==> flow/design.v <==
`timescale 1ns/10ps
module IOTDF( clk, rst, in_en, iot_in, fn_sel, busy, valid, iot_out);
input          clk;
input          rst;
input          in_en;
input  [7:0]   iot_in;
input  [2:0]   fn_sel;
output         busy;
output         valid;
output [127:0] iot_out;
localparam ENCRYPT = 1, DECRYPT = 2, CRC_GEN = 3, TOP2MAX = 4, LAST2MIN = 5;
localparam FUNC_LEFT_1 = 0, FUNC_LEFT_2 = 1, FUNC_RIGHT_1 = 2, FUNC_RIGHT_2 = 3, FUNC_KEEP = 4;
reg [3:0]cnt_read_r, cnt_read_w;  
reg [2:0]cnt_round_r, cnt_round_w;  
reg [1:0]start_output_flag_r, start_output_flag_w;  
reg [2:0] fn_sel_r;
wire [2:0]fn_sel_w = fn_sel;
reg [127:0]iot_in_r, iot_in_w;
reg valid_r;
reg [127:0]iot_out1_r, iot_out1_w;
reg [127:0]iot_out2_r, iot_out2_w;
wire [63:0]IP_out;
wire [31:0]IP_out_L, IP_out_R;
wire [63:0]FP_in, FP_out;
wire [31:0]XOR_out, XOR_in1, XOR_in2;
reg [31:0]MUX_out1_63_32, MUX_out1_31_0;
wire [63:0]MUX_out1_127_64;
wire [55:0]MUX_sub_key_gen_in;
reg [2:0]sub_key_gen_func;
wire [55:0]PC1_out;
wire [47:0]KEY;
wire [55:0]KEY_before_PC2_w, KEY_before_PC2_r;  
wire [2:0]CRC_remainder;
reg [10:0]crc_dividend_in;
reg [127:0]crc_iot_out1_w;
reg Is_in_biggerthan_out1_r, Is_in_biggerthan_out1_w;  
reg Is_in_biggerthan_out2_r, Is_in_biggerthan_out2_w;  
wire Is_in_biggerthan_out1_8b, Is_in_biggerthan_out2_8b;  
wire Is_in_equal_out1_8b, Is_in_equal_out2_8b;  
reg [7:0]cmp_in_in, cmp_in_out1, cmp_in_out2;  
assign busy = 0;
assign valid = valid_r; 
assign iot_out = ((fn_sel_r==TOP2MAX || fn_sel_r==LAST2MIN) && cnt_read_r==1)? iot_out1_r:iot_out2_r;  
always@(*)begin
	cnt_read_w = (in_en)?cnt_read_r + 1'b1:cnt_read_r;
end
always@(posedge clk or posedge rst)begin
	if(rst) cnt_read_r <= 0;
	else cnt_read_r <= cnt_read_w;
end
always@(*)begin
	cnt_round_w = (cnt_read_r==15)? cnt_round_r + 1'b1:cnt_round_r;
end
always@(posedge clk or posedge rst)begin
	if(rst) cnt_round_r <= 0;
	else cnt_round_r <= cnt_round_w;
end
always@(*)begin
	if(start_output_flag_r==0 && cnt_read_r==15)start_output_flag_w = 1;
	else if(start_output_flag_r==1 && cnt_read_r==15)start_output_flag_w = 2;
	else start_output_flag_w = start_output_flag_r;
end
always@(posedge clk or posedge rst)begin
	if(rst) start_output_flag_r <= 0;
	else start_output_flag_r <= start_output_flag_w;
end
always@(posedge clk)begin  
	if(rst)begin end
	else fn_sel_r <= fn_sel_w;
end
always@(posedge clk or posedge rst)begin
	if(rst) valid_r <= 1'b0;
	else if((fn_sel_r==TOP2MAX || fn_sel_r==LAST2MIN))begin
		valid_r <= ((cnt_read_r==0 || cnt_read_r==1) && cnt_round_r==0 && start_output_flag_r == 2);
	end
	else begin
		valid_r <= (cnt_read_r==0 && start_output_flag_r == 2);
	end 
end
always@(posedge clk)begin
	if(rst)begin end
	else iot_in_r <= iot_in_w;
end
always@(*)begin
	iot_out1_w = iot_out1_r;
	if(fn_sel_r==ENCRYPT || fn_sel_r==DECRYPT)begin
		iot_out1_w[63:0] = {MUX_out1_63_32, MUX_out1_31_0};
		iot_out1_w[119:64] = KEY_before_PC2_w;
	end
	else if(fn_sel_r==CRC_GEN)begin
		if(cnt_read_r==0)iot_out1_w = iot_in_r;
		else iot_out1_w = crc_iot_out1_w;
	end
	else begin  
		if(cnt_round_r==1 && cnt_read_r==0)begin  
			iot_out1_w = iot_in_r; 
		end
		else if(cnt_read_r==0)begin  
			if((fn_sel_r==TOP2MAX  &&   Is_in_biggerthan_out1_w &&  Is_in_biggerthan_out2_w)||
			   (fn_sel_r==LAST2MIN && (!Is_in_biggerthan_out1_w)&&(!Is_in_biggerthan_out2_w))) iot_out1_w = iot_in_r;
		end
	end
end
always@(posedge clk)begin
	if(rst)begin end
	else iot_out1_r <= iot_out1_w;
end
always@(*)begin
	iot_out2_w = iot_out2_r;
	if(fn_sel_r==ENCRYPT || fn_sel_r==DECRYPT)begin
		if(cnt_read_r==0)iot_out2_w[63:0] = FP_out;  
		if(cnt_read_r==1)iot_out2_w[127:64] = iot_in_r[127:64];  
	end
	else if(fn_sel_r==CRC_GEN)begin
		if(cnt_read_r==0)iot_out2_w = CRC_remainder; 
	end
	else begin  
		if(cnt_round_r==1 && cnt_read_r==0)begin  
			iot_out2_w = (fn_sel_r==TOP2MAX)? 0:{128{1'b1}};  
		end
		else if(cnt_read_r==0)begin  
			if(fn_sel_r==TOP2MAX && Is_in_biggerthan_out2_w)begin
				if(Is_in_biggerthan_out1_w) iot_out2_w = iot_out1_r;
				else iot_out2_w = iot_in_r;
			end
			if(fn_sel_r==LAST2MIN && !Is_in_biggerthan_out2_w)begin
				if(!Is_in_biggerthan_out1_w) iot_out2_w = iot_out1_r;
				else iot_out2_w = iot_in_r;
			end
		end
	end
end
always@(posedge clk)begin
	if(rst)begin end
	else iot_out2_r <= iot_out2_w;
end
assign IP_out = {iot_in_r[ 6],iot_in_r[14],iot_in_r[22],iot_in_r[30]
			    ,iot_in_r[38],iot_in_r[46],iot_in_r[54],iot_in_r[62]
			    ,iot_in_r[ 4],iot_in_r[12],iot_in_r[20],iot_in_r[28]
			    ,iot_in_r[36],iot_in_r[44],iot_in_r[52],iot_in_r[60]
			    ,iot_in_r[ 2],iot_in_r[10],iot_in_r[18],iot_in_r[26]
			    ,iot_in_r[34],iot_in_r[42],iot_in_r[50],iot_in_r[58]
			    ,iot_in_r[ 0],iot_in_r[ 8],iot_in_r[16],iot_in_r[24]
			    ,iot_in_r[32],iot_in_r[40],iot_in_r[48],iot_in_r[56]
			    ,iot_in_r[ 7],iot_in_r[15],iot_in_r[23],iot_in_r[31]
			    ,iot_in_r[39],iot_in_r[47],iot_in_r[55],iot_in_r[63]
			    ,iot_in_r[ 5],iot_in_r[13],iot_in_r[21],iot_in_r[29]
			    ,iot_in_r[37],iot_in_r[45],iot_in_r[53],iot_in_r[61]
			    ,iot_in_r[ 3],iot_in_r[11],iot_in_r[19],iot_in_r[27]
			    ,iot_in_r[35],iot_in_r[43],iot_in_r[51],iot_in_r[59]
			    ,iot_in_r[ 1],iot_in_r[ 9],iot_in_r[17],iot_in_r[25]
			    ,iot_in_r[33],iot_in_r[41],iot_in_r[49],iot_in_r[57]};
assign 	{IP_out_L, IP_out_R} = IP_out;
assign FP_in = {XOR_out, iot_out1_r[31:0]};
assign FP_out = {FP_in[24],FP_in[56],FP_in[16],FP_in[48]
			    ,FP_in[ 8],FP_in[40],FP_in[ 0],FP_in[32]
			    ,FP_in[25],FP_in[57],FP_in[17],FP_in[49]
			    ,FP_in[ 9],FP_in[41],FP_in[ 1],FP_in[33]
			    ,FP_in[26],FP_in[58],FP_in[18],FP_in[50]
			    ,FP_in[10],FP_in[42],FP_in[ 2],FP_in[34]
			    ,FP_in[27],FP_in[59],FP_in[19],FP_in[51]
			    ,FP_in[11],FP_in[43],FP_in[ 3],FP_in[35]
			    ,FP_in[28],FP_in[60],FP_in[20],FP_in[52]
			    ,FP_in[12],FP_in[44],FP_in[ 4],FP_in[36]
			    ,FP_in[29],FP_in[61],FP_in[21],FP_in[53]
			    ,FP_in[13],FP_in[45],FP_in[ 5],FP_in[37]
			    ,FP_in[30],FP_in[62],FP_in[22],FP_in[54]
			    ,FP_in[14],FP_in[46],FP_in[ 6],FP_in[38]
			    ,FP_in[31],FP_in[63],FP_in[23],FP_in[55]
			    ,FP_in[15],FP_in[47],FP_in[ 7],FP_in[39]};
assign PC1_out = {iot_in_r[ 71],iot_in_r[ 79],iot_in_r[ 87],iot_in_r[95]
				 ,iot_in_r[103],iot_in_r[111],iot_in_r[119],iot_in_r[127]
				 ,iot_in_r[ 70],iot_in_r[ 78],iot_in_r[ 86],iot_in_r[94]
				 ,iot_in_r[102],iot_in_r[110],iot_in_r[118],iot_in_r[126]
				 ,iot_in_r[ 69],iot_in_r[ 77],iot_in_r[ 85],iot_in_r[93]
				 ,iot_in_r[101],iot_in_r[109],iot_in_r[117],iot_in_r[125]
				 ,iot_in_r[ 68],iot_in_r[ 76],iot_in_r[ 84],iot_in_r[92]
				 ,iot_in_r[ 65],iot_in_r[ 73],iot_in_r[ 81],iot_in_r[89]
				 ,iot_in_r[ 97],iot_in_r[105],iot_in_r[113],iot_in_r[121]
				 ,iot_in_r[ 66],iot_in_r[ 74],iot_in_r[ 82],iot_in_r[90]
				 ,iot_in_r[ 98],iot_in_r[106],iot_in_r[114],iot_in_r[122]
				 ,iot_in_r[ 67],iot_in_r[ 75],iot_in_r[ 83],iot_in_r[91]
				 ,iot_in_r[ 99],iot_in_r[107],iot_in_r[115],iot_in_r[123]
				 ,iot_in_r[100],iot_in_r[108],iot_in_r[116],iot_in_r[124]};
assign KEY_before_PC2_r = iot_out1_r[119:64];
assign KEY = {KEY_before_PC2_r[42],KEY_before_PC2_r[39],KEY_before_PC2_r[45],KEY_before_PC2_r[32]			     
			 ,KEY_before_PC2_r[55],KEY_before_PC2_r[51],KEY_before_PC2_r[53],KEY_before_PC2_r[28]			     
			 ,KEY_before_PC2_r[41],KEY_before_PC2_r[50],KEY_before_PC2_r[35],KEY_before_PC2_r[46]			     
			 ,KEY_before_PC2_r[33],KEY_before_PC2_r[37],KEY_before_PC2_r[44],KEY_before_PC2_r[52]			     
			 ,KEY_before_PC2_r[30],KEY_before_PC2_r[48],KEY_before_PC2_r[40],KEY_before_PC2_r[49]			     
			 ,KEY_before_PC2_r[29],KEY_before_PC2_r[36],KEY_before_PC2_r[43],KEY_before_PC2_r[54]			     
			 ,KEY_before_PC2_r[15],KEY_before_PC2_r[ 4],KEY_before_PC2_r[25],KEY_before_PC2_r[19]			     
			 ,KEY_before_PC2_r[ 9],KEY_before_PC2_r[ 1],KEY_before_PC2_r[26],KEY_before_PC2_r[16]			     
			 ,KEY_before_PC2_r[ 5],KEY_before_PC2_r[11],KEY_before_PC2_r[23],KEY_before_PC2_r[ 8]			     
			 ,KEY_before_PC2_r[12],KEY_before_PC2_r[ 7],KEY_before_PC2_r[17],KEY_before_PC2_r[ 0]			     
			 ,KEY_before_PC2_r[22],KEY_before_PC2_r[ 3],KEY_before_PC2_r[10],KEY_before_PC2_r[14]			
			 ,KEY_before_PC2_r[ 6],KEY_before_PC2_r[20],KEY_before_PC2_r[27],KEY_before_PC2_r[24]};
always@(*)begin
	if(fn_sel_r==1)begin  
		if(cnt_read_r==0||cnt_read_r==1||cnt_read_r==8||cnt_read_r==15) sub_key_gen_func = FUNC_LEFT_1;  
		else sub_key_gen_func = FUNC_LEFT_2;  
	end
	else begin  
		if(cnt_read_r==0||cnt_read_r==1||cnt_read_r==8||cnt_read_r==15) sub_key_gen_func = (cnt_read_r==0)? FUNC_KEEP:FUNC_RIGHT_1;  
		else sub_key_gen_func = FUNC_RIGHT_2;  
	end
end
Sub_Key Sub_Key_u(
	.sub_key_in(MUX_sub_key_gen_in),
	.func_in(sub_key_gen_func),
	.sub_key_out(KEY_before_PC2_w));	
F_Function F_Function_u(
.key_in(KEY),
.R_in(iot_out1_r[31:0]),
.F_out(XOR_in2));
assign XOR_in1 = iot_out1_r[63:32];
assign XOR_out = XOR_in1 ^ XOR_in2;
assign MUX_sub_key_gen_in = (cnt_read_r==0)? PC1_out:KEY_before_PC2_r;
always@(*)begin
	if(cnt_read_r==0)MUX_out1_63_32 = IP_out_L;
	else MUX_out1_63_32 = iot_out1_r[31:0];
end
always@(*)begin
	if(cnt_read_r==0)MUX_out1_31_0 = IP_out_R;
	else MUX_out1_31_0 = XOR_out;
end
CRC_Gen CRC_Gen_u(
.crc_dividend_in(crc_dividend_in),  
.crc_remainder_out(CRC_remainder));
always@(*)begin
	Is_in_biggerthan_out1_w = (Is_in_equal_out1_8b)? Is_in_biggerthan_out1_r:Is_in_biggerthan_out1_8b;
	Is_in_biggerthan_out2_w = (Is_in_equal_out2_8b)? Is_in_biggerthan_out2_r:Is_in_biggerthan_out2_8b;
end
always@(posedge clk)begin
	if(rst)begin end
	else begin
		Is_in_biggerthan_out1_r <= Is_in_biggerthan_out1_w;
		Is_in_biggerthan_out2_r <= Is_in_biggerthan_out2_w;
	end
end
always@(*)begin
	iot_in_w = iot_in_r;
	crc_iot_out1_w = iot_out1_r;
	case(cnt_read_r)
	1:begin
		cmp_in_in   =   iot_in_r[7:0];
		cmp_in_out1 = iot_out1_r[7:0];
		cmp_in_out2 = iot_out2_r[7:0];
		iot_in_w[15:8] = iot_in;
		crc_dividend_in = iot_out1_r[127:117];
		crc_iot_out1_w[119:117] = CRC_remainder;
	end
	2:begin
		cmp_in_in   =   iot_in_r[15:8];
		cmp_in_out1 = iot_out1_r[15:8];
		cmp_in_out2 = iot_out2_r[15:8];
		iot_in_w[23:16] = iot_in;
		crc_dividend_in = iot_out1_r[119:109];
		crc_iot_out1_w[111:109] = CRC_remainder;
	end
	3:begin
		cmp_in_in   =   iot_in_r[23:16];
		cmp_in_out1 = iot_out1_r[23:16];
		cmp_in_out2 = iot_out2_r[23:16];
		iot_in_w[31:24] = iot_in;
		crc_dividend_in = iot_out1_r[111:101];
		crc_iot_out1_w[103:101] = CRC_remainder;
	end
	4:begin
		cmp_in_in   =   iot_in_r[31:24];
		cmp_in_out1 = iot_out1_r[31:24];
		cmp_in_out2 = iot_out2_r[31:24];
		iot_in_w[39:32] = iot_in;
		crc_dividend_in = iot_out1_r[103:93];
		crc_iot_out1_w[95:93] = CRC_remainder;
	end
	5:begin
		cmp_in_in   =   iot_in_r[39:32];
		cmp_in_out1 = iot_out1_r[39:32];
		cmp_in_out2 = iot_out2_r[39:32];
		iot_in_w[47:40] = iot_in;
		crc_dividend_in = iot_out1_r[95:85];
		crc_iot_out1_w[87:85] = CRC_remainder;
	end
	6:begin
		cmp_in_in   =   iot_in_r[47:40];
		cmp_in_out1 = iot_out1_r[47:40];
		cmp_in_out2 = iot_out2_r[47:40];
		iot_in_w[55:48] = iot_in;
		crc_dividend_in = iot_out1_r[87:77];
		crc_iot_out1_w[79:77] = CRC_remainder;
	end
	7:begin
		cmp_in_in   =   iot_in_r[55:48];
		cmp_in_out1 = iot_out1_r[55:48];
		cmp_in_out2 = iot_out2_r[55:48];
		iot_in_w[63:56] = iot_in;
		crc_dividend_in = iot_out1_r[79:69];
		crc_iot_out1_w[71:69] = CRC_remainder;
	end
	8:begin
		cmp_in_in   =   iot_in_r[63:56];
		cmp_in_out1 = iot_out1_r[63:56];
		cmp_in_out2 = iot_out2_r[63:56];
		iot_in_w[71:64] = iot_in;
		crc_dividend_in = iot_out1_r[71:61];
		crc_iot_out1_w[63:61] = CRC_remainder;
	end
	9:begin
		cmp_in_in   =   iot_in_r[71:64];
		cmp_in_out1 = iot_out1_r[71:64];
		cmp_in_out2 = iot_out2_r[71:64];
		iot_in_w[79:72] = iot_in;
		crc_dividend_in = iot_out1_r[63:53];
		crc_iot_out1_w[55:53] = CRC_remainder;
	end
	10:begin
		cmp_in_in   =   iot_in_r[79:72];
		cmp_in_out1 = iot_out1_r[79:72];
		cmp_in_out2 = iot_out2_r[79:72];
		iot_in_w[87:80] = iot_in;
		crc_dividend_in = iot_out1_r[55:45];
		crc_iot_out1_w[47:45] = CRC_remainder;
	end
	11:begin
		cmp_in_in   =   iot_in_r[87:80];
		cmp_in_out1 = iot_out1_r[87:80];
		cmp_in_out2 = iot_out2_r[87:80];
		iot_in_w[95:88] = iot_in;
		crc_dividend_in = iot_out1_r[47:37];
		crc_iot_out1_w[39:37] = CRC_remainder;
	end
	12:begin
		cmp_in_in   =   iot_in_r[95:88];
		cmp_in_out1 = iot_out1_r[95:88];
		cmp_in_out2 = iot_out2_r[95:88];
		iot_in_w[103:96] = iot_in;
		crc_dividend_in = iot_out1_r[39:29];
		crc_iot_out1_w[31:29] = CRC_remainder;
	end
	13:begin
		cmp_in_in   =   iot_in_r[103:96];
		cmp_in_out1 = iot_out1_r[103:96];
		cmp_in_out2 = iot_out2_r[103:96];
		iot_in_w[111:104] = iot_in;
		crc_dividend_in = iot_out1_r[31:21];
		crc_iot_out1_w[23:21] = CRC_remainder;
	end
	14:begin
		cmp_in_in   =   iot_in_r[111:104];
		cmp_in_out1 = iot_out1_r[111:104];
		cmp_in_out2 = iot_out2_r[111:104];
		iot_in_w[119:112] = iot_in;
		crc_dividend_in = iot_out1_r[23:13];
		crc_iot_out1_w[15:13] = CRC_remainder;
	end
	15:begin
		cmp_in_in   =   iot_in_r[119:112];
		cmp_in_out1 = iot_out1_r[119:112];
		cmp_in_out2 = iot_out2_r[119:112];
		iot_in_w[127:120] = iot_in;
		crc_dividend_in = iot_out1_r[15:5];
		crc_iot_out1_w[7:5] = CRC_remainder;
	end
	0:begin
		cmp_in_in   =   iot_in_r[127:120];
		cmp_in_out1 = iot_out1_r[127:120];
		cmp_in_out2 = iot_out2_r[127:120];
		iot_in_w[7:0] = iot_in;
		crc_dividend_in = {iot_out1_r[7:0], 3'b0};
	end
	endcase
end
assign Is_in_biggerthan_out1_8b = (cmp_in_in > cmp_in_out1);
assign Is_in_biggerthan_out2_8b = (cmp_in_in > cmp_in_out2);
assign Is_in_equal_out1_8b = (cmp_in_in == cmp_in_out1);
assign Is_in_equal_out2_8b = (cmp_in_in == cmp_in_out2);
endmodule
module F_Function(
input   [47:0] key_in,
input   [31:0] R_in,
output  [31:0] F_out);
wire [47:0]expansion_out = {R_in[ 0],R_in[31],R_in[30],R_in[29]
						   ,R_in[28],R_in[27],R_in[28],R_in[27]
						   ,R_in[26],R_in[25],R_in[24],R_in[23]
						   ,R_in[24],R_in[23],R_in[22],R_in[21]
						   ,R_in[20],R_in[19],R_in[20],R_in[19]
						   ,R_in[18],R_in[17],R_in[16],R_in[15]
						   ,R_in[16],R_in[15],R_in[14],R_in[13]
						   ,R_in[12],R_in[11],R_in[12],R_in[11]
						   ,R_in[10],R_in[ 9],R_in[ 8],R_in[ 7]
						   ,R_in[ 8],R_in[ 7],R_in[ 6],R_in[ 5]
						   ,R_in[ 4],R_in[ 3],R_in[ 4],R_in[ 3]
						   ,R_in[ 2],R_in[ 1],R_in[ 0],R_in[31]};
wire [47:0]xor_out = key_in ^ expansion_out;
wire [5:0]S1_in = xor_out[47:42];
wire [5:0]S2_in = xor_out[41:36];
wire [5:0]S3_in = xor_out[35:30];
wire [5:0]S4_in = xor_out[29:24];
wire [5:0]S5_in = xor_out[23:18];
wire [5:0]S6_in = xor_out[17:12];
wire [5:0]S7_in = xor_out[11: 6];
wire [5:0]S8_in = xor_out[ 5: 0];
reg [3:0]S1_out;
reg [3:0]S2_out;
reg [3:0]S3_out;
reg [3:0]S4_out;
reg [3:0]S5_out;
reg [3:0]S6_out;
reg [3:0]S7_out;
reg [3:0]S8_out;
always@(*)begin
	case({S1_in[5], S1_in[0]})
		2'b00:begin
			case(S1_in[4:1])
				4'b0000: S1_out = 14;
				4'b0001: S1_out = 4;
				4'b0010: S1_out = 13;
				4'b0011: S1_out = 1;
				4'b0100: S1_out = 2;
				4'b0101: S1_out = 15;
				4'b0110: S1_out = 11;
				4'b0111: S1_out = 8;
				4'b1000: S1_out = 3;
				4'b1001: S1_out = 10;
				4'b1010: S1_out = 6;
				4'b1011: S1_out = 12;
				4'b1100: S1_out = 5;
				4'b1101: S1_out = 9;
				4'b1110: S1_out = 0;
				4'b1111: S1_out = 7;
			endcase
		end
		2'b01:begin
			case(S1_in[4:1])
				4'b0000: S1_out = 0;
				4'b0001: S1_out = 15;
				4'b0010: S1_out = 7;
				4'b0011: S1_out = 4;
				4'b0100: S1_out = 14;
				4'b0101: S1_out = 2;
				4'b0110: S1_out = 13;
				4'b0111: S1_out = 1;
				4'b1000: S1_out = 10;
				4'b1001: S1_out = 6;
				4'b1010: S1_out = 12;
				4'b1011: S1_out = 11;
				4'b1100: S1_out = 9;
				4'b1101: S1_out = 5;
				4'b1110: S1_out = 3;
				4'b1111: S1_out = 8;
			endcase
		end
		2'b10:begin
			case(S1_in[4:1])
				4'b0000: S1_out = 4;
				4'b0001: S1_out = 1;
				4'b0010: S1_out = 14;
				4'b0011: S1_out = 8;
				4'b0100: S1_out = 13;
				4'b0101: S1_out = 6;
				4'b0110: S1_out = 2;
				4'b0111: S1_out = 11;
				4'b1000: S1_out = 15;
				4'b1001: S1_out = 12;
				4'b1010: S1_out = 9;
				4'b1011: S1_out = 7;
				4'b1100: S1_out = 3;
				4'b1101: S1_out = 10;
				4'b1110: S1_out = 5;
				4'b1111: S1_out = 0;
			endcase
		end
		2'b11:begin
			case(S1_in[4:1])
				4'b0000: S1_out = 15;
				4'b0001: S1_out = 12;
				4'b0010: S1_out = 8;
				4'b0011: S1_out = 2;
				4'b0100: S1_out = 4;
				4'b0101: S1_out = 9;
				4'b0110: S1_out = 1;
				4'b0111: S1_out = 7;
				4'b1000: S1_out = 5;
				4'b1001: S1_out = 11;
				4'b1010: S1_out = 3;
				4'b1011: S1_out = 14;
				4'b1100: S1_out = 10;
				4'b1101: S1_out = 0;
				4'b1110: S1_out = 6;
				4'b1111: S1_out = 13;
			endcase
		end
	endcase
end
always@(*)begin
	case({S2_in[5], S2_in[0]})
		2'b00:begin
			case(S2_in[4:1])
				4'b0000: S2_out = 15;
				4'b0001: S2_out = 1;
				4'b0010: S2_out = 8;
				4'b0011: S2_out = 14;
				4'b0100: S2_out = 6;
				4'b0101: S2_out = 11;
				4'b0110: S2_out = 3;
				4'b0111: S2_out = 4;
				4'b1000: S2_out = 9;
				4'b1001: S2_out = 7;
				4'b1010: S2_out = 2;
				4'b1011: S2_out = 13;
				4'b1100: S2_out = 12;
				4'b1101: S2_out = 0;
				4'b1110: S2_out = 5;
				4'b1111: S2_out = 10;
			endcase
		end
		2'b01:begin
			case(S2_in[4:1])
				4'b0000: S2_out = 3;
				4'b0001: S2_out = 13;
				4'b0010: S2_out = 4;
				4'b0011: S2_out = 7;
				4'b0100: S2_out = 15;
				4'b0101: S2_out = 2;
				4'b0110: S2_out = 8;
				4'b0111: S2_out = 14;
				4'b1000: S2_out = 12;
				4'b1001: S2_out = 0;
				4'b1010: S2_out = 1;
				4'b1011: S2_out = 10;
				4'b1100: S2_out = 6;
				4'b1101: S2_out = 9;
				4'b1110: S2_out = 11;
				4'b1111: S2_out = 5;
			endcase
		end
		2'b10:begin
			case(S2_in[4:1])
				4'b0000: S2_out = 0;
				4'b0001: S2_out = 14;
				4'b0010: S2_out = 7;
				4'b0011: S2_out = 11;
				4'b0100: S2_out = 10;
				4'b0101: S2_out = 4;
				4'b0110: S2_out = 13;
				4'b0111: S2_out = 1;
				4'b1000: S2_out = 5;
				4'b1001: S2_out = 8;
				4'b1010: S2_out = 12;
				4'b1011: S2_out = 6;
				4'b1100: S2_out = 9;
				4'b1101: S2_out = 3;
				4'b1110: S2_out = 2;
				4'b1111: S2_out = 15;
			endcase
		end
		2'b11:begin
			case(S2_in[4:1])
				4'b0000: S2_out = 13;
				4'b0001: S2_out = 8;
				4'b0010: S2_out = 10;
				4'b0011: S2_out = 1;
				4'b0100: S2_out = 3;
				4'b0101: S2_out = 15;
				4'b0110: S2_out = 4;
				4'b0111: S2_out = 2;
				4'b1000: S2_out = 11;
				4'b1001: S2_out = 6;
				4'b1010: S2_out = 7;
				4'b1011: S2_out = 12;
				4'b1100: S2_out = 0;
				4'b1101: S2_out = 5;
				4'b1110: S2_out = 14;
				4'b1111: S2_out = 9;
			endcase
		end
	endcase
end
always@(*)begin
	case({S3_in[5], S3_in[0]})
		2'b00:begin
			case(S3_in[4:1])
				4'b0000: S3_out = 10;
				4'b0001: S3_out = 0;
				4'b0010: S3_out = 9;
				4'b0011: S3_out = 14;
				4'b0100: S3_out = 6;
				4'b0101: S3_out = 3;
				4'b0110: S3_out = 15;
				4'b0111: S3_out = 5;
				4'b1000: S3_out = 1;
				4'b1001: S3_out = 13;
				4'b1010: S3_out = 12;
				4'b1011: S3_out = 7;
				4'b1100: S3_out = 11;
				4'b1101: S3_out = 4;
				4'b1110: S3_out = 2;
				4'b1111: S3_out = 8;
			endcase
		end
		2'b01:begin
			case(S3_in[4:1])
				4'b0000: S3_out = 13;
				4'b0001: S3_out = 7;
				4'b0010: S3_out = 0;
				4'b0011: S3_out = 9;
				4'b0100: S3_out = 3;
				4'b0101: S3_out = 4;
				4'b0110: S3_out = 6;
				4'b0111: S3_out = 10;
				4'b1000: S3_out = 2;
				4'b1001: S3_out = 8;
				4'b1010: S3_out = 5;
				4'b1011: S3_out = 14;
				4'b1100: S3_out = 12;
				4'b1101: S3_out = 11;
				4'b1110: S3_out = 15;
				4'b1111: S3_out = 1;
			endcase
		end
		2'b10:begin
			case(S3_in[4:1])
				4'b0000: S3_out = 13;
				4'b0001: S3_out = 6;
				4'b0010: S3_out = 4;
				4'b0011: S3_out = 9;
				4'b0100: S3_out = 8;
				4'b0101: S3_out = 15;
				4'b0110: S3_out = 3;
				4'b0111: S3_out = 0;
				4'b1000: S3_out = 11;
				4'b1001: S3_out = 1;
				4'b1010: S3_out = 2;
				4'b1011: S3_out = 12;
				4'b1100: S3_out = 5;
				4'b1101: S3_out = 10;
				4'b1110: S3_out = 14;
				4'b1111: S3_out = 7;
			endcase
		end
		2'b11:begin
			case(S3_in[4:1])
				4'b0000: S3_out = 1;
				4'b0001: S3_out = 10;
				4'b0010: S3_out = 13;
				4'b0011: S3_out = 0;
				4'b0100: S3_out = 6;
				4'b0101: S3_out = 9;
				4'b0110: S3_out = 8;
				4'b0111: S3_out = 7;
				4'b1000: S3_out = 4;
				4'b1001: S3_out = 15;
				4'b1010: S3_out = 14;
				4'b1011: S3_out = 3;
				4'b1100: S3_out = 11;
				4'b1101: S3_out = 5;
				4'b1110: S3_out = 2;
				4'b1111: S3_out = 12;
			endcase
		end
	endcase
end
always@(*)begin
	case({S4_in[5], S4_in[0]})
		2'b00:begin
			case(S4_in[4:1])
				4'b0000: S4_out = 7;
				4'b0001: S4_out = 13;
				4'b0010: S4_out = 14;
				4'b0011: S4_out = 3;
				4'b0100: S4_out = 0;
				4'b0101: S4_out = 6;
				4'b0110: S4_out = 9;
				4'b0111: S4_out = 10;
				4'b1000: S4_out = 1;
				4'b1001: S4_out = 2;
				4'b1010: S4_out = 8;
				4'b1011: S4_out = 5;
				4'b1100: S4_out = 11;
				4'b1101: S4_out = 12;
				4'b1110: S4_out = 4;
				4'b1111: S4_out = 15;
			endcase
		end
		2'b01:begin
			case(S4_in[4:1])
				4'b0000: S4_out = 13;
				4'b0001: S4_out = 8;
				4'b0010: S4_out = 11;
				4'b0011: S4_out = 5;
				4'b0100: S4_out = 6;
				4'b0101: S4_out = 15;
				4'b0110: S4_out = 0;
				4'b0111: S4_out = 3;
				4'b1000: S4_out = 4;
				4'b1001: S4_out = 7;
				4'b1010: S4_out = 2;
				4'b1011: S4_out = 12;
				4'b1100: S4_out = 1;
				4'b1101: S4_out = 10;
				4'b1110: S4_out = 14;
				4'b1111: S4_out = 9;
			endcase
		end
		2'b10:begin
			case(S4_in[4:1])
				4'b0000: S4_out = 10;
				4'b0001: S4_out = 6;
				4'b0010: S4_out = 9;
				4'b0011: S4_out = 0;
				4'b0100: S4_out = 12;
				4'b0101: S4_out = 11;
				4'b0110: S4_out = 7;
				4'b0111: S4_out = 13;
				4'b1000: S4_out = 15;
				4'b1001: S4_out = 1;
				4'b1010: S4_out = 3;
				4'b1011: S4_out = 14;
				4'b1100: S4_out = 5;
				4'b1101: S4_out = 2;
				4'b1110: S4_out = 8;
				4'b1111: S4_out = 4;
			endcase
		end
		2'b11:begin
			case(S4_in[4:1])
				4'b0000: S4_out = 3;
				4'b0001: S4_out = 15;
				4'b0010: S4_out = 0;
				4'b0011: S4_out = 6;
				4'b0100: S4_out = 10;
				4'b0101: S4_out = 1;
				4'b0110: S4_out = 13;
				4'b0111: S4_out = 8;
				4'b1000: S4_out = 9;
				4'b1001: S4_out = 4;
				4'b1010: S4_out = 5;
				4'b1011: S4_out = 11;
				4'b1100: S4_out = 12;
				4'b1101: S4_out = 7;
				4'b1110: S4_out = 2;
				4'b1111: S4_out = 14;
			endcase
		end
	endcase
end
always@(*)begin
	case({S5_in[5], S5_in[0]})
		2'b00:begin
			case(S5_in[4:1])
				4'b0000: S5_out = 2;
				4'b0001: S5_out = 12;
				4'b0010: S5_out = 4;
				4'b0011: S5_out = 1;
				4'b0100: S5_out = 7;
				4'b0101: S5_out = 10;
				4'b0110: S5_out = 11;
				4'b0111: S5_out = 6;
				4'b1000: S5_out = 8;
				4'b1001: S5_out = 5;
				4'b1010: S5_out = 3;
				4'b1011: S5_out = 15;
				4'b1100: S5_out = 13;
				4'b1101: S5_out = 0;
				4'b1110: S5_out = 14;
				4'b1111: S5_out = 9;
			endcase
		end
		2'b01:begin
			case(S5_in[4:1])
				4'b0000: S5_out = 14;
				4'b0001: S5_out = 11;
				4'b0010: S5_out = 2;
				4'b0011: S5_out = 12;
				4'b0100: S5_out = 4;
				4'b0101: S5_out = 7;
				4'b0110: S5_out = 13;
				4'b0111: S5_out = 1;
				4'b1000: S5_out = 5;
				4'b1001: S5_out = 0;
				4'b1010: S5_out = 15;
				4'b1011: S5_out = 10;
				4'b1100: S5_out = 3;
				4'b1101: S5_out = 9;
				4'b1110: S5_out = 8;
				4'b1111: S5_out = 6;
			endcase
		end
		2'b10:begin
			case(S5_in[4:1])
				4'b0000: S5_out = 4;
				4'b0001: S5_out = 2;
				4'b0010: S5_out = 1;
				4'b0011: S5_out = 11;
				4'b0100: S5_out = 10;
				4'b0101: S5_out = 13;
				4'b0110: S5_out = 7;
				4'b0111: S5_out = 8;
				4'b1000: S5_out = 15;
				4'b1001: S5_out = 9;
				4'b1010: S5_out = 12;
				4'b1011: S5_out = 5;
				4'b1100: S5_out = 6;
				4'b1101: S5_out = 3;
				4'b1110: S5_out = 0;
				4'b1111: S5_out = 14;
			endcase
		end
		2'b11:begin
			case(S5_in[4:1])
				4'b0000: S5_out = 11;
				4'b0001: S5_out = 8;
				4'b0010: S5_out = 12;
				4'b0011: S5_out = 7;
				4'b0100: S5_out = 1;
				4'b0101: S5_out = 14;
				4'b0110: S5_out = 2;
				4'b0111: S5_out = 13;
				4'b1000: S5_out = 6;
				4'b1001: S5_out = 15;
				4'b1010: S5_out = 0;
				4'b1011: S5_out = 9;
				4'b1100: S5_out = 10;
				4'b1101: S5_out = 4;
				4'b1110: S5_out = 5;
				4'b1111: S5_out = 3;
			endcase
		end
	endcase
end
always@(*)begin
	case({S6_in[5], S6_in[0]})
		2'b00:begin
			case(S6_in[4:1])
				4'b0000: S6_out = 12;
				4'b0001: S6_out = 1;
				4'b0010: S6_out = 10;
				4'b0011: S6_out = 15;
				4'b0100: S6_out = 9;
				4'b0101: S6_out = 2;
				4'b0110: S6_out = 6;
				4'b0111: S6_out = 8;
				4'b1000: S6_out = 0;
				4'b1001: S6_out = 13;
				4'b1010: S6_out = 3;
				4'b1011: S6_out = 4;
				4'b1100: S6_out = 14;
				4'b1101: S6_out = 7;
				4'b1110: S6_out = 5;
				4'b1111: S6_out = 11;
			endcase
		end
		2'b01:begin
			case(S6_in[4:1])
				4'b0000: S6_out = 10;
				4'b0001: S6_out = 15;
				4'b0010: S6_out = 4;
				4'b0011: S6_out = 2;
				4'b0100: S6_out = 7;
				4'b0101: S6_out = 12;
				4'b0110: S6_out = 9;
				4'b0111: S6_out = 5;
				4'b1000: S6_out = 6;
				4'b1001: S6_out = 1;
				4'b1010: S6_out = 13;
				4'b1011: S6_out = 14;
				4'b1100: S6_out = 0;
				4'b1101: S6_out = 11;
				4'b1110: S6_out = 3;
				4'b1111: S6_out = 8;
			endcase
		end
		2'b10:begin
			case(S6_in[4:1])
				4'b0000: S6_out = 9;
				4'b0001: S6_out = 14;
				4'b0010: S6_out = 15;
				4'b0011: S6_out = 5;
				4'b0100: S6_out = 2;
				4'b0101: S6_out = 8;
				4'b0110: S6_out = 12;
				4'b0111: S6_out = 3;
				4'b1000: S6_out = 7;
				4'b1001: S6_out = 0;
				4'b1010: S6_out = 4;
				4'b1011: S6_out = 10;
				4'b1100: S6_out = 1;
				4'b1101: S6_out = 13;
				4'b1110: S6_out = 11;
				4'b1111: S6_out = 6;
			endcase
		end
		2'b11:begin
			case(S6_in[4:1])
				4'b0000: S6_out = 4;
				4'b0001: S6_out = 3;
				4'b0010: S6_out = 2;
				4'b0011: S6_out = 12;
				4'b0100: S6_out = 9;
				4'b0101: S6_out = 5;
				4'b0110: S6_out = 15;
				4'b0111: S6_out = 10;
				4'b1000: S6_out = 11;
				4'b1001: S6_out = 14;
				4'b1010: S6_out = 1;
				4'b1011: S6_out = 7;
				4'b1100: S6_out = 6;
				4'b1101: S6_out = 0;
				4'b1110: S6_out = 8;
				4'b1111: S6_out = 13;
			endcase
		end
	endcase
end
always@(*)begin
	case({S7_in[5], S7_in[0]})
		2'b00:begin
			case(S7_in[4:1])
				4'b0000: S7_out = 4;
				4'b0001: S7_out = 11;
				4'b0010: S7_out = 2;
				4'b0011: S7_out = 14;
				4'b0100: S7_out = 15;
				4'b0101: S7_out = 0;
				4'b0110: S7_out = 8;
				4'b0111: S7_out = 13;
				4'b1000: S7_out = 3;
				4'b1001: S7_out = 12;
				4'b1010: S7_out = 9;
				4'b1011: S7_out = 7;
				4'b1100: S7_out = 5;
				4'b1101: S7_out = 10;
				4'b1110: S7_out = 6;
				4'b1111: S7_out = 1;
			endcase
		end
		2'b01:begin
			case(S7_in[4:1])
				4'b0000: S7_out = 13;
				4'b0001: S7_out = 0;
				4'b0010: S7_out = 11;
				4'b0011: S7_out = 7;
				4'b0100: S7_out = 4;
				4'b0101: S7_out = 9;
				4'b0110: S7_out = 1;
				4'b0111: S7_out = 10;
				4'b1000: S7_out = 14;
				4'b1001: S7_out = 3;
				4'b1010: S7_out = 5;
				4'b1011: S7_out = 12;
				4'b1100: S7_out = 2;
				4'b1101: S7_out = 15;
				4'b1110: S7_out = 8;
				4'b1111: S7_out = 6;
			endcase
		end
		2'b10:begin
			case(S7_in[4:1])
				4'b0000: S7_out = 1;
				4'b0001: S7_out = 4;
				4'b0010: S7_out = 11;
				4'b0011: S7_out = 13;
				4'b0100: S7_out = 12;
				4'b0101: S7_out = 3;
				4'b0110: S7_out = 7;
				4'b0111: S7_out = 14;
				4'b1000: S7_out = 10;
				4'b1001: S7_out = 15;
				4'b1010: S7_out = 6;
				4'b1011: S7_out = 8;
				4'b1100: S7_out = 0;
				4'b1101: S7_out = 5;
				4'b1110: S7_out = 9;
				4'b1111: S7_out = 2;
			endcase
		end
		2'b11:begin
			case(S7_in[4:1])
				4'b0000: S7_out = 6;
				4'b0001: S7_out = 11;
				4'b0010: S7_out = 13;
				4'b0011: S7_out = 8;
				4'b0100: S7_out = 1;
				4'b0101: S7_out = 4;
				4'b0110: S7_out = 10;
				4'b0111: S7_out = 7;
				4'b1000: S7_out = 9;
				4'b1001: S7_out = 5;
				4'b1010: S7_out = 0;
				4'b1011: S7_out = 15;
				4'b1100: S7_out = 14;
				4'b1101: S7_out = 2;
				4'b1110: S7_out = 3;
				4'b1111: S7_out = 12;
			endcase
		end
	endcase
end
always@(*)begin
	case({S8_in[5], S8_in[0]})
		2'b00:begin
			case(S8_in[4:1])
				4'b0000: S8_out = 13;
				4'b0001: S8_out = 2;
				4'b0010: S8_out = 8;
				4'b0011: S8_out = 4;
				4'b0100: S8_out = 6;
				4'b0101: S8_out = 15;
				4'b0110: S8_out = 11;
				4'b0111: S8_out = 1;
				4'b1000: S8_out = 10;
				4'b1001: S8_out = 9;
				4'b1010: S8_out = 3;
				4'b1011: S8_out = 14;
				4'b1100: S8_out = 5;
				4'b1101: S8_out = 0;
				4'b1110: S8_out = 12;
				4'b1111: S8_out = 7;
			endcase
		end
		2'b01:begin
			case(S8_in[4:1])
				4'b0000: S8_out = 1;
				4'b0001: S8_out = 15;
				4'b0010: S8_out = 13;
				4'b0011: S8_out = 8;
				4'b0100: S8_out = 10;
				4'b0101: S8_out = 3;
				4'b0110: S8_out = 7;
				4'b0111: S8_out = 4;
				4'b1000: S8_out = 12;
				4'b1001: S8_out = 5;
				4'b1010: S8_out = 6;
				4'b1011: S8_out = 11;
				4'b1100: S8_out = 0;
				4'b1101: S8_out = 14;
				4'b1110: S8_out = 9;
				4'b1111: S8_out = 2;
			endcase
		end
		2'b10:begin
			case(S8_in[4:1])
				4'b0000: S8_out = 7;
				4'b0001: S8_out = 11;
				4'b0010: S8_out = 4;
				4'b0011: S8_out = 1;
				4'b0100: S8_out = 9;
				4'b0101: S8_out = 12;
				4'b0110: S8_out = 14;
				4'b0111: S8_out = 2;
				4'b1000: S8_out = 0;
				4'b1001: S8_out = 6;
				4'b1010: S8_out = 10;
				4'b1011: S8_out = 13;
				4'b1100: S8_out = 15;
				4'b1101: S8_out = 3;
				4'b1110: S8_out = 5;
				4'b1111: S8_out = 8;
			endcase
		end
		2'b11:begin
			case(S8_in[4:1])
				4'b0000: S8_out = 2;
				4'b0001: S8_out = 1;
				4'b0010: S8_out = 14;
				4'b0011: S8_out = 7;
				4'b0100: S8_out = 4;
				4'b0101: S8_out = 10;
				4'b0110: S8_out = 8;
				4'b0111: S8_out = 13;
				4'b1000: S8_out = 15;
				4'b1001: S8_out = 12;
				4'b1010: S8_out = 9;
				4'b1011: S8_out = 0;
				4'b1100: S8_out = 3;
				4'b1101: S8_out = 5;
				4'b1110: S8_out = 6;
				4'b1111: S8_out = 11;
			endcase
		end
	endcase
end
wire [31:0]P_in = {S1_out,S2_out,S3_out,S4_out,S5_out,S6_out,S7_out,S8_out};
assign F_out = {P_in[16],P_in[25],P_in[12],P_in[11]
			   ,P_in[ 3],P_in[20],P_in[ 4],P_in[15]
			   ,P_in[31],P_in[17],P_in[ 9],P_in[ 6]
			   ,P_in[27],P_in[14],P_in[ 1],P_in[22]
			   ,P_in[30],P_in[24],P_in[ 8],P_in[18]
			   ,P_in[ 0],P_in[ 5],P_in[29],P_in[23]
			   ,P_in[13],P_in[19],P_in[ 2],P_in[26]
			   ,P_in[10],P_in[21],P_in[28],P_in[ 7]};
endmodule
module Sub_Key(
input   [55:0] sub_key_in,
input   [2:0] func_in,
output  reg[55:0] sub_key_out);
localparam FUNC_LEFT_1 = 0, FUNC_LEFT_2 = 1, FUNC_RIGHT_1 = 2, FUNC_RIGHT_2 = 3, FUNC_KEEP = 4;
wire [27:0]sub_key_in_msb = sub_key_in[55:28];
wire [27:0]sub_key_in_lsb = sub_key_in[27:0];
wire [27:0]sub_key_in_msb_left_1 = {sub_key_in_msb[26:0], sub_key_in_msb[27]};
wire [27:0]sub_key_in_lsb_left_1 = {sub_key_in_lsb[26:0], sub_key_in_lsb[27]};
wire [27:0]sub_key_in_msb_left_2 = {sub_key_in_msb[25:0], sub_key_in_msb[27:26]};
wire [27:0]sub_key_in_lsb_left_2 = {sub_key_in_lsb[25:0], sub_key_in_lsb[27:26]};
wire [27:0]sub_key_in_msb_right_1 = {sub_key_in_msb[0], sub_key_in_msb[27:1]};
wire [27:0]sub_key_in_lsb_right_1 = {sub_key_in_lsb[0], sub_key_in_lsb[27:1]};
wire [27:0]sub_key_in_msb_right_2 = {sub_key_in_msb[1:0], sub_key_in_msb[27:2]};
wire [27:0]sub_key_in_lsb_right_2 = {sub_key_in_lsb[1:0], sub_key_in_lsb[27:2]};
always@(*)begin
	case(func_in)
		FUNC_LEFT_1: sub_key_out = {sub_key_in_msb_left_1, sub_key_in_lsb_left_1};
		FUNC_LEFT_2: sub_key_out = {sub_key_in_msb_left_2, sub_key_in_lsb_left_2};
		FUNC_RIGHT_1: sub_key_out = {sub_key_in_msb_right_1, sub_key_in_lsb_right_1};
		FUNC_RIGHT_2: sub_key_out = {sub_key_in_msb_right_2, sub_key_in_lsb_right_2};
		FUNC_KEEP: sub_key_out = sub_key_in;
		default: sub_key_out = sub_key_in;
	endcase
end
endmodule
module CRC_Gen(
input   [10:0] crc_dividend_in,
output   [2:0] crc_remainder_out);
assign crc_remainder_out[2] =  crc_dividend_in[9] ^ crc_dividend_in[8] ^ crc_dividend_in[6] ^ crc_dividend_in[5] ^ crc_dividend_in[3] ^ crc_dividend_in[2];
assign crc_remainder_out[1] =  crc_dividend_in[10] ^ crc_dividend_in[9] ^ crc_dividend_in[7] ^ crc_dividend_in[6] ^ crc_dividend_in[4] ^ crc_dividend_in[3] ^ crc_dividend_in[1];
assign crc_remainder_out[0] =  crc_dividend_in[0];
endmodule
# Step by step through the tools: IOTDF
# Tool output for the design above, in the order of the flow.
# Line numbers count from 1 in the design file above.
# Library cell names are shortened.
# The mark n/a stands for no value.
[design]
top = "IOTDF"
clk_port = "clk"
lib = "sky130hd"
lib_corner = "tt_025C_1v80"

# Word-level counts
# Source: Yosys, flattened and elaborated, memories not mapped. Widths are those after wreduce. Registers that Yosys merges into a memory's read port (data or address) are not register bits. Print and check cells do not count.
# Yosys's memory passes give these memory sizes; they may raise the number of words (mostly to a power of two), join words into wider ones and drop unused or constant bits.
[op_classes]
addsub = 2
compare = 2
eq_ne = 71
mux = 77
logic = 31
n_reduce_logical = 106
[op_table]
columns = ["op", "n"]
rows = [
  ["two-way mux 128 bit", 15],
  ["parallel mux 8 bit (select 16 bit)", 3],
  ["two-way mux 64 bit", 5],
  ["OR reduction 15 bit", 16],
  ["parallel mux 56 bit (select 4 bit)", 1],
  ["OR reduction 14 bit", 15],
  ["parallel mux 11 bit (select 16 bit)", 1],
  ["two-way mux 8 bit", 16],
  ["parallel mux 4 bit (select 4 bit)", 8],
  ["two-way mux 56 bit", 2],
  ["AND reduction 4 bit", 16],
  ["two-way mux 32 bit", 2],
  ["!= test 4 bit with constant B", 15],
  ["two-way mux 3 bit", 18],
  ["XOR 48 bit", 1],
  ["equality test 2 bit with constant B", 17],
  ["AND reduction 2 bit", 16],
  ["XOR 32 bit", 1],
  ["equality test 4 bit with constant B", 8],
  ["NOT 1 bit", 18],
  ["equality test 2 x 1 -> 1 bit with constant B", 9],
  ["zero test 2 bit", 9],
  ["equality test 4 x 3 -> 1 bit with constant B", 4],
  ["> comparator 8 bit", 2],
  ["equality test 8 bit", 2],
  ["AND reduction 5 bit", 3],
  ["logical AND 1 bit", 13],
  ["equality test 3 x 2 -> 1 bit with constant B", 4],
]
# Not listed: further kinds 20, cells in them 49.
[bits]
register_bits = 399
rom_bits = 2048
memories = 32
input_bits = 14
output_inout_bits = 130
wordCells = 363
[memory_table]
columns = ["name", "size", "width", "read_ports", "write_ports", "line_no", "source"]
rows = [
  ["(name not given)", 16, 4, 1, 0, 1003, "case(S8_in[4:1])"],
  ["(name not given)", 16, 4, 1, 0, 1023, "case(S8_in[4:1])"],
  ["(name not given)", 16, 4, 1, 0, 1043, "case(S8_in[4:1])"],
  ["(name not given)", 16, 4, 1, 0, 1063, "case(S8_in[4:1])"],
  ["(name not given)", 16, 4, 1, 0, 919, "case(S7_in[4:1])"],
  ["(name not given)", 16, 4, 1, 0, 939, "case(S7_in[4:1])"],
]
# Memories not listed: 26.

# Depth
# Longest topological path by Yosys (ltp), each cell counted once; first at word level (registers and memories cut), then after technology mapping (sequential cells cut; the memories' decode and read muxes count).
[logic_depth]
word_depth = 13
abc_area = 0
depth_mapped = 24
mapped_depth_nobuf = 19

# Netlist
# Source: synth_stat.txt of the flow (Yosys; design flattened, memories mapped). It holds for the ABC_AREA given above (unset counts as 0); a run with the other value may have another netlist.
# Totals and module areas in this step are rounded.
[by_type]
columns = ["type", "n", "area_total_um2"]
rows = [
  ["edfxtp_1", 389, 1.17E+04],
  ["mux2_2", 138, 1553.99],
  ["o21ai_0", 249, 1.25E+03],
  ["nand2_1", 329, 1.23E+03],
  ["a21oi_1", 234, 1.17E+03],
  ["clkbuf_1", 301, 1.13E+03],
  ["ha_1", 84, 1.05E+03],
  ["a22oi_1", 130, 975.936],
  ["mux4_2", 38, 855.821],
  ["a211oi_1", 106, 795.763],
  ["nor2_1", 176, 660.634],
  ["xnor2_1", 72, 630.605],
  ["o2bb2ai_1", 69, 604.33],
  ["xor2_1", 63, 551.779],
  ["and3_1", 77, 481.712],
  ["nand3_1", 94, 470.451],
  ["mux2i_1", 44, 440.422],
  ["a221oi_1", 44, 385.37],
]
# Other cell types: 67; their cells: 729.
[mapped]
mapped_cells = 3366
area_um2 = 31210
seq_area_um2 = 11960
ffs = 400
buffers = 392
# By module: a second synthesis without flattening, with its own total; a netlist apart from the flattened one above.
[unflattened]
cells_unflattened = 3453
area_unflattened_um2 = 32430
# Each row is one instance without its submodules.
[modules]
columns = ["module", "n_inst", "cells", "area_um2", "mod_seq_area_um2"]
rows = [
  ["IOTDF", 1, 2451, 25040, 11960],
  ["F_Function", 1, 702, 5141, 0.0],
  ["Sub_Key", 1, 293, 2148, 0.0],
  ["CRC_Gen", 1, 7, 101.3, 0.0],
]

# Path before layout
# Source: OpenSTA report_checks on the synthesized netlist (no wires, ideal clock, input and output delay 20% of the period each), path of least setup slack; recovery checks are left aside. Register names are those of the netlist, which keeps one name where synthesis merged equal registers.
[synth_path]
path_type = "register to register"
startpoint = "reg cnt_read_r[0]"
endpoint = "reg iot_out2_r[100]"
tclk_ns = 6.0
setup_ns = 0.565
launch_ns = 0.000
t_arrival_ns = 8.159
required_time_ns = 5.435
setup_slack_ns = -2.724
path_delay_ns = 8.724
path_stages = 21
n_path_buf = 4
period_less_setup_slack_ns = 8.724
# "path_delay_ns" = arrival - input delay + setup time.
# "path_stages" counts driving pins, that of a launching flip-flop among them; a cell with two outputs on the path counts twice.
# "period_less_setup_slack_ns" = period - worst setup slack (recovery checks aside). The figure is calculated, with input and output delays left at 20% of the set period.
# Between the ends stands the longest chain of elaborated cells between them, by number of cells; it is not shown to be the way that was timed. Of several equally long chains one is given.
# A line is the first line of the expression or statement that the cell stems from. Yosys adds cells for indexed reads and writes and turns some case tables into memories.
# Only ways into the end's enable, where the timed path ends, are counted here.
[synth_via]
cell_sequence = "dfrtp_1 > inv_1 > ha_1 > buf_2 > buf_2 > nor3b_1 > clkbuf_1 > buf_1 > a222oi_1 > and3_1 > a41oi_1 > ha_1 > a21o_1 > a21o_1 > a21oi_1 > a21o_1 > inv_1 > a21o_1 > a21oi_1 > nor2_1 > nor3_1"
elab_chain_cells = 8
cells_between = 30
classes_between = "compare (1); eq/ne (18); mux (3); reduce/logical (8)"
[synth_rtl]
columns = ["item", "line_no", "source"]
rows = [
  ["from (decl)", 13, "reg [3:0]cnt_read_r, cnt_read_w;"],
  ["from (assign)", 48, "if(rst) cnt_read_r <= 0;"],
  ["from (assign)", 49, "else cnt_read_r <= cnt_read_w;"],
  ["zero test 4 bit", 244, "case(cnt_read_r)"],
  ["parallel mux 8 bit (select 16 bit)", 244, ""],
  ["> comparator 8 bit", 375, "assign Is_in_biggerthan_out2_8b = (cmp_in_in > cmp_in_out2);"],
  ["two-way mux 1 bit", 232, "Is_in_biggerthan_out2_w = (Is_in_equal_out2_8b)? Is_in_biggerthan_out2_r:Is_in_biggerthan_out2_8b;"],
  ["zero test 1 bit", 126, "if(fn_sel_r==LAST2MIN && !Is_in_biggerthan_out2_w)begin"],
  ["logical AND 1 bit", 126, ""],
  ["nonzero test 5 bit", "n/a", ""],
  ["AND reduction 5 bit", "n/a", ""],
  ["to (assign)", 135, "else iot_out2_r <= iot_out2_w;"],
  ["to (decl)", 21, "reg [127:0]iot_out2_r, iot_out2_w;"],
]
# Some nets on the timed path still bear RTL names; the line given drives or declares the net.
[synth_named_nets]
columns = ["net", "line_no"]
rows = [
  ["Is_in_biggerthan_out2_w", 232],
]

# Path in the finished layout
# Path of least setup slack in the final report of entry A (OpenROAD, finished layout, wires in). Where an end is a register, its clock arrival counts in the times.
[layout_path]
path_type = "register to register"
startpoint = "reg cnt_read_r[1]"
endpoint = "reg iot_out2_r[63]"
tclk_ns = 5.88
setup_ns = 0.26
launch_ns = 0.62
t_arrival_ns = 6.10
required_time_ns = 6.25
setup_slack_ns = 0.15
path_stages = 18
n_path_buf = 1
# Between the ends stands the longest chain of elaborated cells between them, by number of cells; it is not shown to be the way that was timed. Of several equally long chains one is given.
# Ways into the end's enable are left out, as the timed path ends at the data pin.
[layout_via]
cell_sequence = "dfrtp_1 > inv_1 > ha_1 > and3b_1 > a22oi_1 > nand4_1 > or3_1 > o21ai_0 > ha_1 > and3_1 > o21ai_0 > a31o_2 > a21o_1 > a311o_2 > and2_1 > a211oi_1 > buf_4 > o21ai_0"
elab_chain_cells = 11
cells_between = 39
classes_between = "compare (2); eq/ne (17); mux (15); reduce/logical (5)"
[layout_rtl]
columns = ["item", "line_no", "source"]
rows = [
  ["from (decl)", 13, "reg [3:0]cnt_read_r, cnt_read_w;"],
  ["from (assign)", 48, "if(rst) cnt_read_r <= 0;"],
  ["from (assign)", 49, "else cnt_read_r <= cnt_read_w;"],
  ["zero test 4 bit", 244, "case(cnt_read_r)"],
  ["parallel mux 8 bit (select 16 bit)", 244, ""],
  ["> comparator 8 bit", 374, "assign Is_in_biggerthan_out1_8b = (cmp_in_in > cmp_in_out1);"],
  ["two-way mux 1 bit", 231, "Is_in_biggerthan_out1_w = (Is_in_equal_out1_8b)? Is_in_biggerthan_out1_r:Is_in_biggerthan_out1_8b;"],
  ["two-way mux 128 bit", 123, "if(Is_in_biggerthan_out1_w) iot_out2_w = iot_out1_r;"],
  ["two-way mux 128 bit", 122, "if(fn_sel_r==TOP2MAX && Is_in_biggerthan_out2_w)begin"],
  ["two-way mux 128 bit", 126, "if(fn_sel_r==LAST2MIN && !Is_in_biggerthan_out2_w)begin"],
  ["two-way mux 128 bit", 121, "else if(cnt_read_r==0)begin"],
  ["two-way mux 128 bit", 118, "if(cnt_round_r==1 && cnt_read_r==0)begin"],
  ["two-way mux 128 bit", 114, "else if(fn_sel_r==CRC_GEN)begin"],
  ["two-way mux 64 bit", 110, "if(fn_sel_r==ENCRYPT || fn_sel_r==DECRYPT)begin"],
  ["to (assign)", 135, "else iot_out2_r <= iot_out2_w;"],
  ["to (decl)", 21, "reg [127:0]iot_out2_r, iot_out2_w;"],
]

# Measured results for IOTDF: 6 stored runs of the Yosys and OpenROAD flow on sky130hd. The settings differ; the order carries no meaning. The constraints put input and output delay at 20% of the set period each and load the outputs with 0.01 pF.
# "achieved_clock_period_ns" = clock period - worst setup slack. The figure is calculated, with input and output delays left at 20% of the set period.
# "worstPathTime_ns" is the time allowed to the run's worst setup path (the clock period less input and output delay, where it has them) less its slack. Clock arrival times count: a late capture clock shortens it, a late launch clock lengthens it.
# The measured numbers are rounded.

[[run]]
name = "entry A"
[run.settings]
CORE_UTILIZATION = 30
SETUP_SLACK_MARGIN = 0.1
period_ns = 5.88
CAP_MARGIN = 20
CORE_MARGIN = 2
SLEW_MARGIN = 20
[run.results]
total_negative_slack_ns = 0.000
achieved_clock_period_ns = 5.728
worstPathTime_ns = 5.73
critical_path_kind = "register to register"
layout_utilization_frac = 0.357
hold_worst_slack_ns = 0.486
final_die_area_um2 = 106600
post_route_stdcell_area_um2 = 36900
timing.setup.ws_ns = 0.152
yosys.chip_area_um2 = 31210

[[run]]
name = "entry B"
[run.settings]
ABC_AREA = 0
CAP_MARGIN = 0
CELL_PAD_IN_SITES_DETAIL_PLACEMENT = 0
CORE_ASPECT_RATIO = 1.92
CORE_UTILIZATION = 22
CTS_CLUSTER_SIZE = 66
GPL_ROUTABILITY_DRIVEN = 0
HOLD_SLACK_MARGIN = -0.06
MAX_ROUTING_LAYER = "met4"
PLACE_DENSITY_LB_ADDON = 0.15
TNS_END_PERCENT = 75
period_ns = 3.44
CORE_MARGIN = 2
SLEW_MARGIN = 20
[run.results]
total_negative_slack_ns = -766.0
achieved_clock_period_ns = 5.236
worstPathTime_ns = 5.24
critical_path_kind = "register to register"
layout_utilization_frac = 0.326
hold_worst_slack_ns = 0.484
final_die_area_um2 = 145000
post_route_stdcell_area_um2 = 45990
timing.setup.ws_ns = -1.796
yosys.chip_area_um2 = 31210

[[run]]
name = "entry C"
[run.settings]
ABC_AREA = 1
CAP_MARGIN = 35
CELL_PAD_IN_SITES_DETAIL_PLACEMENT = 2
CELL_PAD_IN_SITES_GLOBAL_PLACEMENT = 3
CORE_ASPECT_RATIO = 1.92
CORE_MARGIN = 8
CORE_UTILIZATION = 22
CTS_CLUSTER_DIAMETER = 367
CTS_CLUSTER_SIZE = 79
GPL_ROUTABILITY_DRIVEN = 0
GPL_TIMING_DRIVEN = 1
MAX_ROUTING_LAYER = "met5"
PLACE_DENSITY_LB_ADDON = 0.22
TNS_END_PERCENT = 10
period_ns = 5.45
SLEW_MARGIN = 20
[run.results]
total_negative_slack_ns = 0.000
achieved_clock_period_ns = 5.436
worstPathTime_ns = 5.44
critical_path_kind = "register to register"
layout_utilization_frac = 0.274
hold_worst_slack_ns = 0.487
final_die_area_um2 = 152900
post_route_stdcell_area_um2 = 38160
timing.setup.ws_ns = 0.014
yosys.chip_area_um2 = 30800

[[run]]
name = "entry D"
[run.settings]
ABC_AREA = 1
CAP_MARGIN = 40
CELL_PAD_IN_SITES_GLOBAL_PLACEMENT = 0
CORE_ASPECT_RATIO = 0.54
CORE_MARGIN = 3
CORE_UTILIZATION = 52
MIN_ROUTING_LAYER = "met2"
PLACE_DENSITY_LB_ADDON = 0.2
SETUP_SLACK_MARGIN = 1.94
SLEW_MARGIN = 10
period_ns = 9.52
[run.results]
outcome = "stopped before the end: routing reported GRT-0116"

[[run]]
name = "entry E"
[run.settings]
ABC_AREA = 0
CAP_MARGIN = 0
CELL_PAD_IN_SITES_DETAIL_PLACEMENT = 2
CORE_ASPECT_RATIO = 1.92
CORE_UTILIZATION = 22
CTS_CLUSTER_SIZE = 83
GPL_ROUTABILITY_DRIVEN = 0
GPL_TIMING_DRIVEN = 0
HOLD_SLACK_MARGIN = -0.06
MAX_ROUTING_LAYER = "met4"
PLACE_DENSITY_LB_ADDON = 0.15
TNS_END_PERCENT = 75
period_ns = 3.44
CORE_MARGIN = 2
SLEW_MARGIN = 20
[run.results]
total_negative_slack_ns = -1472
achieved_clock_period_ns = 6.500
worstPathTime_ns = 6.50
critical_path_kind = "register to register"
layout_utilization_frac = 0.304
hold_worst_slack_ns = 0.379
final_die_area_um2 = 145000
post_route_stdcell_area_um2 = 42910
timing.setup.ws_ns = -3.060
yosys.chip_area_um2 = 31210

[[run]]
name = "entry F"
[run.settings]
ABC_AREA = 1
CELL_PAD_IN_SITES_DETAIL_PLACEMENT = 2
CELL_PAD_IN_SITES_GLOBAL_PLACEMENT = 0
CORE_MARGIN = 3
CORE_UTILIZATION = 30
CTS_CLUSTER_DIAMETER = 258
CTS_CLUSTER_SIZE = 87
MAX_ROUTING_LAYER = "met4"
PLACE_DENSITY = 0.51
SETUP_SLACK_MARGIN = 0.1
SLEW_MARGIN = 30
TNS_END_PERCENT = 80
period_ns = 7.33
CAP_MARGIN = 20
[run.results]
total_negative_slack_ns = 0.000
achieved_clock_period_ns = 6.794
worstPathTime_ns = 6.79
critical_path_kind = "register to register"
layout_utilization_frac = 0.342
hold_worst_slack_ns = 0.496
final_die_area_um2 = 106600
post_route_stdcell_area_um2 = 34580
timing.setup.ws_ns = 0.536
yosys.chip_area_um2 = 30800
